==> flow/design.v <==
`timescale 1ns / 1ps
module startup_controller(
	input clk,
	input rst,
	input start,
	input stop,
	output reg mcu_pwr,
	output reg is_sending,
	output reg ready
);
reg is_pulling_low, is_waiting_for_clock, is_waiting_for_bkgd_stable;
reg [15:0] timer;
always @(posedge clk) begin
	if (rst || stop) begin  
		is_pulling_low <= 0;
		is_waiting_for_clock <= 0;
		is_waiting_for_bkgd_stable <= 0;
		is_sending <= 0;
		mcu_pwr <= 0;
		ready <= 1;
	end else if (start) begin
		is_pulling_low <= 1;
		is_sending <= 1;
		timer <= 250;  
		ready <= 0;
	end else if (is_pulling_low) begin
		if (timer == 0) begin
			mcu_pwr <= 1;
			is_pulling_low <= 0;
			is_waiting_for_clock <= 1;
			timer <= 1200;  
		end else begin
			timer <= timer - 1;
		end
	end else if (is_waiting_for_clock) begin
		if (timer == 0) begin
			is_sending <= 0;  
			is_waiting_for_clock <= 0;
			is_waiting_for_bkgd_stable <= 1;
			timer <= 500;  
		end else begin
			timer <= timer - 1;
		end
	end else if (is_waiting_for_bkgd_stable) begin
		if (timer == 0) begin
			is_waiting_for_bkgd_stable <= 0;
			ready <= 1;
		end else begin
			timer <= timer - 1;
		end
	end
end
endmodule
`timescale 1ns / 1ps
module sync_controller(
	input clk,
	input rst,
	input bkgd_in,
	output is_sending,
	input start_sync,
	output [31:0] sync_length,
	output sync_length_is_ready,
	output reg ready,
	output [4:0] debug
);
parameter HIGHTIME = 32'd6500;  
reg [2:0] state;
reg [31:0] sync_count;
assign debug = {2'd0, state};
assign is_sending = state == 1;
assign sync_length = sync_count;
assign sync_length_is_ready = (state != 1) && (state != 4);
always @(posedge clk) begin
	sync_count <= sync_count;
	if (rst) begin
		state <= 0;
		sync_count <= HIGHTIME;  
		ready <= 0;
	end else if (start_sync) begin
		state <= 1;
		sync_count <= HIGHTIME;
		ready <= 0;
	end else if (state == 1) begin
		if (sync_count == 0) begin
			state <= 2;
			sync_count <= 8'h0f;
		end else begin
			sync_count <= sync_count - 1;
		end
	end else if (state == 2) begin
		if (sync_count == 0) begin
			state <= 3;
		end else begin
			sync_count <= sync_count - 1;
		end
	end else if (state == 3) begin
		if (bkgd_in == 0) begin
			state <= 4;
		end
	end else if (state == 4) begin
		if (bkgd_in == 1) begin
			state <= 0;
			ready <= 1;
		end else begin
			sync_count <= sync_count + 1;
		end
	end
end
endmodule
`timescale 1ns / 1ps
module bdc_clk_pulse_generator(
	input clk,
	input rst,
	output bdc_clk_pulse,
	input [31:0] sync_length,
	input set_sync_length
);
reg [15:0] counter;
reg [31:0] target_time;  
reg [31:0] residual;
assign bdc_clk_pulse = counter == 0;
always @(posedge clk) begin
	if (rst) begin
		counter <= 0;
		target_time <= 0;
		residual <= 0;
	end else if (set_sync_length) begin
		target_time <= sync_length;
		residual <= sync_length;
	end else if (counter > residual[31:7]) begin
		counter <= 0;
		residual <= residual[6:0] + target_time;
	end else begin
		counter <= counter + 1;
	end
end
endmodule
`timescale 1ns / 1ps
module bdc_interface(
	input clk,
	input rst,
	output reg is_sending,
	input bkgd_in,
	input tgt_clk_pulse,
	input [7:0] data_in,
	input send_data,
	output reg [7:0] data_out,
	input read_data,
	output ready
);
reg [3:0] state;
reg [7:0] tgt_clk_timer;
reg [7:0] data;
reg [3:0] bitsleft;
assign ready = state == 0 && !read_data && !send_data;
always @(posedge clk) begin
	if (rst) begin
		state <= 0;
		tgt_clk_timer <= 0;
		is_sending <= 0;
	end else if (tgt_clk_timer > 0) begin
		if (tgt_clk_pulse) begin
			tgt_clk_timer <= tgt_clk_timer - 1;
		end
	end else begin
		case (state)
		0: begin
			if (send_data) begin
				state <= 1;
				data <= data_in;
				bitsleft <= 8;
			end else if (read_data) begin
				state <= 3;
				bitsleft <= 8;
			end
		end
		1: begin
			if (bitsleft > 0) begin
				state <= 2;
				is_sending <= 1;
				if (data[7]) begin
					tgt_clk_timer <= 4;
				end else begin
					tgt_clk_timer <= 14;
				end
			end else begin
				state <= 0;
			end
		end
		2: begin
			is_sending <= 0;
			if (data[7]) begin
				tgt_clk_timer <= 14;
			end else begin
				tgt_clk_timer <= 4;
			end
			state <= 1;
			bitsleft <= bitsleft - 1;
			data <= {data[6:0], 1'd0};
		end
		3: begin
			if (bitsleft > 0) begin
				is_sending <= 1;
				tgt_clk_timer <= 3;
				state <= 4;
			end else begin
				data_out <= data;
				state <= 0;
			end
		end
		4: begin
			is_sending <= 0;
			tgt_clk_timer <= 7;
			state <= 5;
		end
		5: begin
			data <= {data[6:0], bkgd_in};
			bitsleft <= bitsleft - 1;
			tgt_clk_timer <= 6;
			state <= 3;
		end
		endcase
	end
end
endmodule
`timescale 1ns / 1ps
module bdm(
	input clk,
	input rst,
	input bkgd_in,
	output bkgd_out,
	output bkgd_is_high_z,
	output mcu_pwr,
	output mcu_vpp,
	input do_read,
	input do_write,
	input do_start_mcu,
	input do_stop_mcu,
	input do_delay,
	input do_echo_test,
	input do_enable_vpp,
	input do_disable_vpp,
	input do_echo_sync_value,
	input do_resync,
	input [7:0] data_in,
	output [7:0] data_out,
	output ready,
	output reg valid,
	output [3:0] debug
);
reg [7:0] echo_data;
wire [31:0] sync_count;
wire sync_is_sending;
wire [4:0] sync_debug;
reg sync_start;
wire sync_ready;
wire startup_start;
reg startup_stop;
wire startup_is_sending, startup_ready;
wire bdc_is_sending, bdc_ready;
wire [7:0] bdc_data_out;
wire bdc_read_data, bdc_send_data;
wire hold_commands_in_reset;
assign hold_commands_in_reset = 1'd0;  
wire bdc_clk_pulse;
reg [3:0] state;
reg [7:0] delay_counter;
startup_controller startup_controller(
	.clk(clk),
	.rst(rst || hold_commands_in_reset),
	.start(startup_start),
	.stop(startup_stop),
	.mcu_pwr(mcu_pwr),
	.is_sending(startup_is_sending),
	.ready(startup_ready)
);
sync_controller sync_controller(
	.clk(clk),
	.rst(rst || hold_commands_in_reset || do_stop_mcu || do_resync),
	.bkgd_in(bkgd_in),
	.is_sending(sync_is_sending),
	.start_sync(sync_start),
	.sync_length(sync_count),
	.sync_length_is_ready(),
	.ready(sync_ready),
	.debug(sync_debug)
);
reg set_bdc_pulse_gen;
bdc_clk_pulse_generator bdc_clk_pulse_generator(
	.clk(clk),
	.rst(rst || hold_commands_in_reset),
	.bdc_clk_pulse(bdc_clk_pulse),
	.sync_length(sync_count),
	.set_sync_length(set_bdc_pulse_gen)
);
bdc_interface bdc_interface(
	.clk(clk),
	.rst(rst || hold_commands_in_reset),
	.is_sending(bdc_is_sending),
	.bkgd_in(bkgd_in),
	.tgt_clk_pulse(bdc_clk_pulse),
	.data_in(data_in),
	.send_data(bdc_send_data),
	.data_out(bdc_data_out),
	.read_data(bdc_read_data),
	.ready(bdc_ready)
);
assign debug = sync_debug; 
assign bkgd_out = 1'd0;
assign bkgd_is_high_z =
	(state == 1 && startup_is_sending) ? 1'd0 :
	(state == 2 && sync_is_sending) ? 1'd0 :
	(state == 3 && bdc_is_sending) ? 1'd0 :
	(state == 4 && bdc_is_sending) ? 1'd0 :
	1'd1;
assign startup_start = state == 0 && do_start_mcu;
assign bdc_read_data = state == 0 && do_read;
assign bdc_send_data = state == 0 && do_write;
assign data_out =
	state == 5 ? echo_data :
	state == 7 ? sync_count[15:8] :
	state == 8 ? sync_count[7:0] :
	bdc_data_out;
assign ready = state == 0 && !do_start_mcu && !do_stop_mcu && !do_read && !do_write && !do_delay && !do_echo_test && !do_echo_sync_value && !do_resync;
reg vpp_enabled;
assign mcu_vpp = vpp_enabled;
always @(posedge clk) begin
	startup_stop <= 0;
	sync_start <= 0;
	set_bdc_pulse_gen <= 0;
	valid <= 0;
	if (rst) begin
		state <= 0;
		vpp_enabled <= 0;
	end else if (state == 0) begin
		if (do_start_mcu) begin
			state <= 1;
		end else if (do_stop_mcu) begin
			startup_stop <= 1;
		end else if (do_read) begin
			state <= 3;
		end else if (do_write) begin
			state <= 4;
		end else if (do_delay) begin
			state <= 6;
			delay_counter <= {data_in, 4'd0};
		end else if (do_echo_test) begin
			state <= 5;
			echo_data <= data_in;
			valid <= 1;
		end else if (do_enable_vpp) begin
			vpp_enabled <= 1;
		end else if (do_disable_vpp) begin
			vpp_enabled <= 0;
		end else if (do_echo_sync_value) begin
			state <= 7;
			valid <= 1;
		end else if (do_resync) begin
			state <= 2;
			sync_start <= 1;
		end
	end else if (state == 1) begin
		if (startup_ready) begin
			state <= 2;
			sync_start <= 1;
		end
	end else if (state == 2) begin
		if (sync_ready) begin
			set_bdc_pulse_gen <= 1;
			state <= 0;
		end
	end else if (state == 3) begin
		if (bdc_ready) begin
			state <= 0;
			valid <= 1;
		end
	end else if (state == 4) begin
		if (bdc_ready) begin
			state <= 0;
		end
	end else if (state == 6) begin
		if (delay_counter == 0) begin
			state <= 0;
		end else begin
			delay_counter <= delay_counter - 1;
		end
	end else if (state == 5) begin
		state <= 0;
	end else if (state == 7) begin
		state <= 8;
		valid <= 1;
	end else if (state == 8) begin
		state <= 0;
	end
end
endmodule
======== Tool chain data of bdm ========
Tool output for the design above, in the order of the flow.
Lines are those of the file above, counted from 1.
Operators: Yosys type, input widths -> output width; for muxes data width and select width s.
The mark - stands for no value.
design
  design top .............................. bdm
  clock port .............................. clk
  cell library ............................ sky130hd
  timing corner ........................... tt_025C_1v80

======== Word level ========
Counts by Yosys on the flattened word-level netlist (proc, flatten, opt, wreduce; memories kept). Register bits leave out memories and registers merged into their read ports (data or address). Print and check cells are left out. Cells with the same type and inputs are merged into one.
storage and ports
  elaborated cells ........................ 327
  flip-flop bits (word level) ............. 196
cells by class
  bitwise gates (word level) .............. 17
  reduce/logical cells .................... 80
  add/sub/neg operators ................... 8
  magnitude comparators ................... 3
  mux-type cells .......................... 137
  equality and inequality tests ........... 54
operator list
  kind                   count
  $mux 32                9
  $mux 8                 20
  $mux 4                 29
  $mux 16                7
  $mux 1                 57
  $pmux 8 s5             1
  $ne 2x2->1 const B     17
  $logic_not 16->1       2
  $add 32x1->32 const B  1
  $sub 32x1->32 const B  1
  $logic_not 32->1       1
  $add 7x32->32          1
  $mux 3                 9
  $gt 16x25->1           1
  $eq 4x3->1 const B     6
  $reduce_and 4->1       6
  $reduce_and 8->1       3
  $pmux 8 s3             1
  $pmux 4 s6             1
  $reduce_and 3->1       6
  $logic_and 1x1->1      17
  $not 1->1              17
  $add 16x1->16 const B  1
  $sub 16x1->16 const B  1
  $eq 4x2->1 const B     4
  $sub 8x1->8 const B    2
  $reduce_and 5->1       3
  $reduce_bool 2->1      7
Not listed: further kinds 35, cells in them 68.

======== Depth ========
Yosys ltp: most cells in a row. Word level: on the elaborated netlist, between registers, memories and ports. Mapped: between sequential cells and ports; inverters and the memories' decode and read muxes count.
depth
  word-level depth ........................ 11
  ABC_AREA ................................ 0
  mapped depth ............................ 11

======== Mapped cells and area ========
The flow's flattened synthesis, as Yosys stat reports it; memories are mapped. The netlist is that of the ABC_AREA named above (0 if unset); the other value can give another one.
cells by type
  cell                       count
  sky130_fd_sc_hd__dfxtp_1   151
  sky130_fd_sc_hd__edfxtp_1  52
  sky130_fd_sc_hd__nor2_1    147
  sky130_fd_sc_hd__nand2_1   132
  sky130_fd_sc_hd__ha_1      34
  sky130_fd_sc_hd__a21oi_1   76
  sky130_fd_sc_hd__o21ai_0   74
  sky130_fd_sc_hd__xor2_1    42
  sky130_fd_sc_hd__mux2i_1   34
  sky130_fd_sc_hd__clkbuf_1  88
  sky130_fd_sc_hd__xnor2_1   36
  sky130_fd_sc_hd__nand3_1   62
  sky130_fd_sc_hd__nor3_1    52
  sky130_fd_sc_hd__nor4_1    37
  sky130_fd_sc_hd__nand4_1   33
  sky130_fd_sc_hd__inv_1     45
  sky130_fd_sc_hd__and3_1    20
  sky130_fd_sc_hd__and4_1    14
Not listed: further types 62, cells in them 280.
mapped netlist
  flip-flop cells ......................... 203
  mapped area ............................. 11808.8 um2
  buffer cells ............................ 104
  area of sequential cells ................ 4584.4 um2
  cells in the netlist .................... 1409
By module: a second synthesis without flattening, with its own total; a netlist apart from the flattened one above.
unflattened totals
  cell total of the unflattened synthesis .. 1418
  area (unflattened synthesis) ............ 12353.1 um2
Each row is one instance without its submodules.
by module
  module                   area (um2)  times used  seq. area (um2)  cells
  bdc_clk_pulse_generator  4540.6      1           1601.5           537
  sync_controller          3334.4      1           720.7            448
  bdc_interface            1645.3      1           900.9            149
  bdm                      1596.5      1           760.7            173
  startup_controller       1236.2      1           600.6            111

======== Worst setup path after synthesis ========
Path of least setup slack by OpenSTA after synthesis, without wires, with an ideal clock, recovery checks aside; 20% of the period is set as input and as output delay. Where synthesis merged equal registers, the netlist keeps one of their names.
timing post-synthesis
  kind .................................... register -> register
  start ................................... reg sync_controller.sync_count[0]
  end ..................................... reg sync_controller.sync_count[11]
  stages on the path ...................... 11
  data arrival time ....................... 3.024 ns
  setup slack ............................. 1.854 ns
  path delay .............................. 3.146 ns
  buffers on the path ..................... 2
  required time ........................... 4.878 ns
  period .................................. 5.0 ns
  time at the first pin ................... 0.000 ns
  period reached after synthesis .......... 3.146 ns
"path delay" is the arrival time less input delay plus setup time.
"stages on the path" counts driving pins, that of a launching flip-flop among them; a cell with two outputs on the path counts twice.
"period reached after synthesis" is the clock period less the worst setup slack; recovery checks do not enter. This is arithmetic on one report: input and output delays are still those of the set period (20% each).
Between the ends stands the longest chain of elaborated cells between them, by number of cells; it is not shown to be the way that was timed. Of several equally long chains one is given.
A line is the first line of the expression or statement that the cell stems from. Yosys adds cells for indexed reads and writes and turns some case tables into memories.
At most two assigning lines are given for a register; there are more.
between the ends, post-synthesis
  path through ............................ sky130_fd_sc_hd__dfxtp_1 sky130_fd_sc_hd__inv_1 sky130_fd_sc_hd__ha_1 sky130_fd_sc_hd__or4b_2 sky130_fd_sc_hd__or4_1 sky130_fd_sc_hd__buf_2 sky130_fd_sc_hd__or4_4 sky130_fd_sc_hd__buf_6 sky130_fd_sc_hd__a31oi_4 sky130_fd_sc_hd__o22ai_1 sky130_fd_sc_hd__a221o_1
  length of the longest elaborated chain .. 6
  elaborated cells on any way between the ends .. 12
  those cells by class .................... add/sub: 2; eq/ne: 1; mux: 7; reduce/logical: 2
ends and longest elaborated chain, post-synthesis
  item           RTL line  RTL
  from (decl)    68        reg [31:0] sync_count;
  from (assign)  74        sync_count <= sync_count;
  from (assign)  88        sync_count <= sync_count - 1;
  $add 32x1->32  105       sync_count <= sync_count + 1;
  $mux 32        101       if (bkgd_in == 1) begin
  $mux 32        100       end else if (state == 4) begin
  $mux 32        96        end else if (state == 3) begin
  $mux 32        90        end else if (state == 2) begin
  $mux 32        83        end else if (state == 1) begin
  to (assign)    74
  to (assign)    88
  to (decl)      68

======== Timing after layout ========
From the final timing report of run A: the path of least setup slack in the routed layout; clock arrival at registers is part of the times.
timing after layout
  kind .................................... input -> output
  start ................................... in do_write
  end ..................................... out ready
  external output delay ................... 1.00 ns
  stages on the path ...................... 5
  buffers on the path ..................... 2
  period .................................. 5.0 ns
  input delay ............................. 1.00 ns
  setup slack ............................. 0.87 ns
  required time ........................... 4.00 ns
  data arrival time ....................... 3.13 ns
  time at the first pin ................... 1.00 ns
Between the ends stands the longest chain of elaborated cells between them, by number of cells; it is not shown to be the way that was timed. Of several equally long chains one is given.
between the ends, after layout
  path through ............................ sky130_fd_sc_hd__clkdlybuf4s50_1 sky130_fd_sc_hd__or2_2 sky130_fd_sc_hd__or4_1 sky130_fd_sc_hd__nor4_1 sky130_fd_sc_hd__clkdlybuf4s50_1
  length of the longest elaborated chain .. 6
  elaborated cells on any way between the ends .. 6
  source lines of those cells ............. 1
  those cells by class .................... reduce/logical: 6
ends and longest elaborated chain, after layout
  item                            RTL line  RTL
  from (decl)                     236       input do_write,
  $logic_not 1->1                 324       assign ready = state == 0 && !do_start_mcu && !do_stop_mcu && !do_read && !do_write && !do_delay && !do_echo_t ...
  $logic_and 1x1->1 (5 in a row)  324
  to (decl)                       247       output ready,

Memo
Re: implementation data of bdm

Module bdm, platform sky130hd: 3 stored runs of the flow (Yosys, OpenROAD) with differing settings, in no particular order. Input and output delays are each 20% of the period that was set; the output load is 0.01 pF.
"achieved clock period (ns)" means the clock period less the worst setup slack. The figure is calculated, with input and output delays left at 20% of the set period.
"worst setup path time (ns)": the worst setup path's part of the clock period (all of it between registers, 20% less for each end at a port) less its slack. A launch clock that arrives late makes it longer, a capture clock that arrives late makes it shorter.
"finish__power__total" rests on the timing tool's default activity at the inputs, not on a simulated workload.

Flow files of run A
==> flow/run.sh <==
#!/bin/bash
# the make line also repeats the synthesis and layout settings of config.mk as NAME=value (left out here)
make -C /OpenROAD-flow-scripts/flow DESIGN_CONFIG=/design/flow/config.mk WORK_HOME=/design/flow/orfs CLKGATE_MAP_FILE= finish
==> flow/config.mk <==
export PLATFORM = sky130hd
export DESIGN_NAME = bdm
export DESIGN_NICKNAME = bdm
export VERILOG_FILES = /design/flow/design.v
export SDC_FILE = /design/flow/constraint.sdc
export NUM_CORES = 4
export LEC_CHECK = 0
export ABC_AREA = 0
export CAP_MARGIN = 20
export CELL_PAD_IN_SITES_GLOBAL_PLACEMENT = 3
export CORE_MARGIN = 6
export CORE_UTILIZATION = 30
export CTS_CLUSTER_DIAMETER = 370
export MAX_ROUTING_LAYER = met4
export SLEW_MARGIN = 20
==> flow/constraint.sdc <==
create_clock -name core_clock -period 5.0 [get_ports {clk}]
set_input_delay 1.0000 -clock core_clock [delete_from_list [all_inputs] [get_ports {clk}]]
set_output_delay 1.0000 -clock core_clock [all_outputs]
set_load 0.01 [all_outputs]

report of run A
yosys chip area after synthesis (um^2): 11808.8
finish__design__die__area: 44268.2
finish__design__instance__area__stdcell: 13543.0
finish__design__instance__utilization: 0.3496
finish__timing__setup__ws: 0.871
finish__timing__setup__tns: 0.000
finish__timing__hold__ws: 0.451
finish__power__total: 4.687e-03
achieved clock period (ns): 4.129
worst setup path time (ns): 2.13
worst setup path kind: input -> output

Flow files of run B
==> flow/run.sh <==
#!/bin/bash
# the make line also repeats the synthesis and layout settings of config.mk as NAME=value (left out here)
make -C /OpenROAD-flow-scripts/flow DESIGN_CONFIG=/design/flow/config.mk WORK_HOME=/design/flow/orfs CLKGATE_MAP_FILE= finish
==> flow/config.mk <==
export PLATFORM = sky130hd
export DESIGN_NAME = bdm
export DESIGN_NICKNAME = bdm
export VERILOG_FILES = /design/flow/design.v
export SDC_FILE = /design/flow/constraint.sdc
export NUM_CORES = 4
export LEC_CHECK = 0
export CAP_MARGIN = 15
export CELL_PAD_IN_SITES_GLOBAL_PLACEMENT = 3
export CORE_MARGIN = 2
export CORE_UTILIZATION = 40
export CTS_CLUSTER_SIZE = 91
export SETUP_SLACK_MARGIN = 0.85
export SLEW_MARGIN = 10
==> flow/constraint.sdc <==
create_clock -name core_clock -period 6.91 [get_ports {clk}]
set_input_delay 1.3820 -clock core_clock [delete_from_list [all_inputs] [get_ports {clk}]]
set_output_delay 1.3820 -clock core_clock [all_outputs]
set_load 0.01 [all_outputs]

report of run B
yosys chip area after synthesis (um^2): 11808.8
finish__design__die__area: 30912.7
finish__design__instance__area__stdcell: 13282.7
finish__design__instance__utilization: 0.4603
finish__timing__setup__ws: 2.030
finish__timing__setup__tns: 0.000
finish__timing__hold__ws: 0.444
finish__power__total: 3.378e-03
achieved clock period (ns): 4.880
worst setup path time (ns): 2.12
worst setup path kind: input -> output

Flow files of run C
==> flow/run.sh <==
#!/bin/bash
# the make line also repeats the synthesis and layout settings of config.mk as NAME=value (left out here)
make -C /OpenROAD-flow-scripts/flow DESIGN_CONFIG=/design/flow/config.mk WORK_HOME=/design/flow/orfs CLKGATE_MAP_FILE= finish
==> flow/config.mk <==
export PLATFORM = sky130hd
export DESIGN_NAME = bdm
export DESIGN_NICKNAME = bdm
export VERILOG_FILES = /design/flow/design.v
export SDC_FILE = /design/flow/constraint.sdc
export NUM_CORES = 4
export LEC_CHECK = 0
export CAP_MARGIN = 20
export CORE_MARGIN = 2
export CORE_UTILIZATION = 40
export SLEW_MARGIN = 20
==> flow/constraint.sdc <==
create_clock -name core_clock -period 4.08 [get_ports {clk}]
set_input_delay 0.8160 -clock core_clock [delete_from_list [all_inputs] [get_ports {clk}]]
set_output_delay 0.8160 -clock core_clock [all_outputs]
set_load 0.01 [all_outputs]

report of run C
yosys chip area after synthesis (um^2): 11808.8
finish__design__die__area: 30912.7
finish__design__instance__area__stdcell: 13356.6
finish__design__instance__utilization: 0.4628
finish__timing__setup__ws: 0.380
finish__timing__setup__tns: 0.000
finish__timing__hold__ws: 0.455
finish__power__total: 5.539e-03
achieved clock period (ns): 3.700
worst setup path time (ns): 2.07
worst setup path kind: input -> output
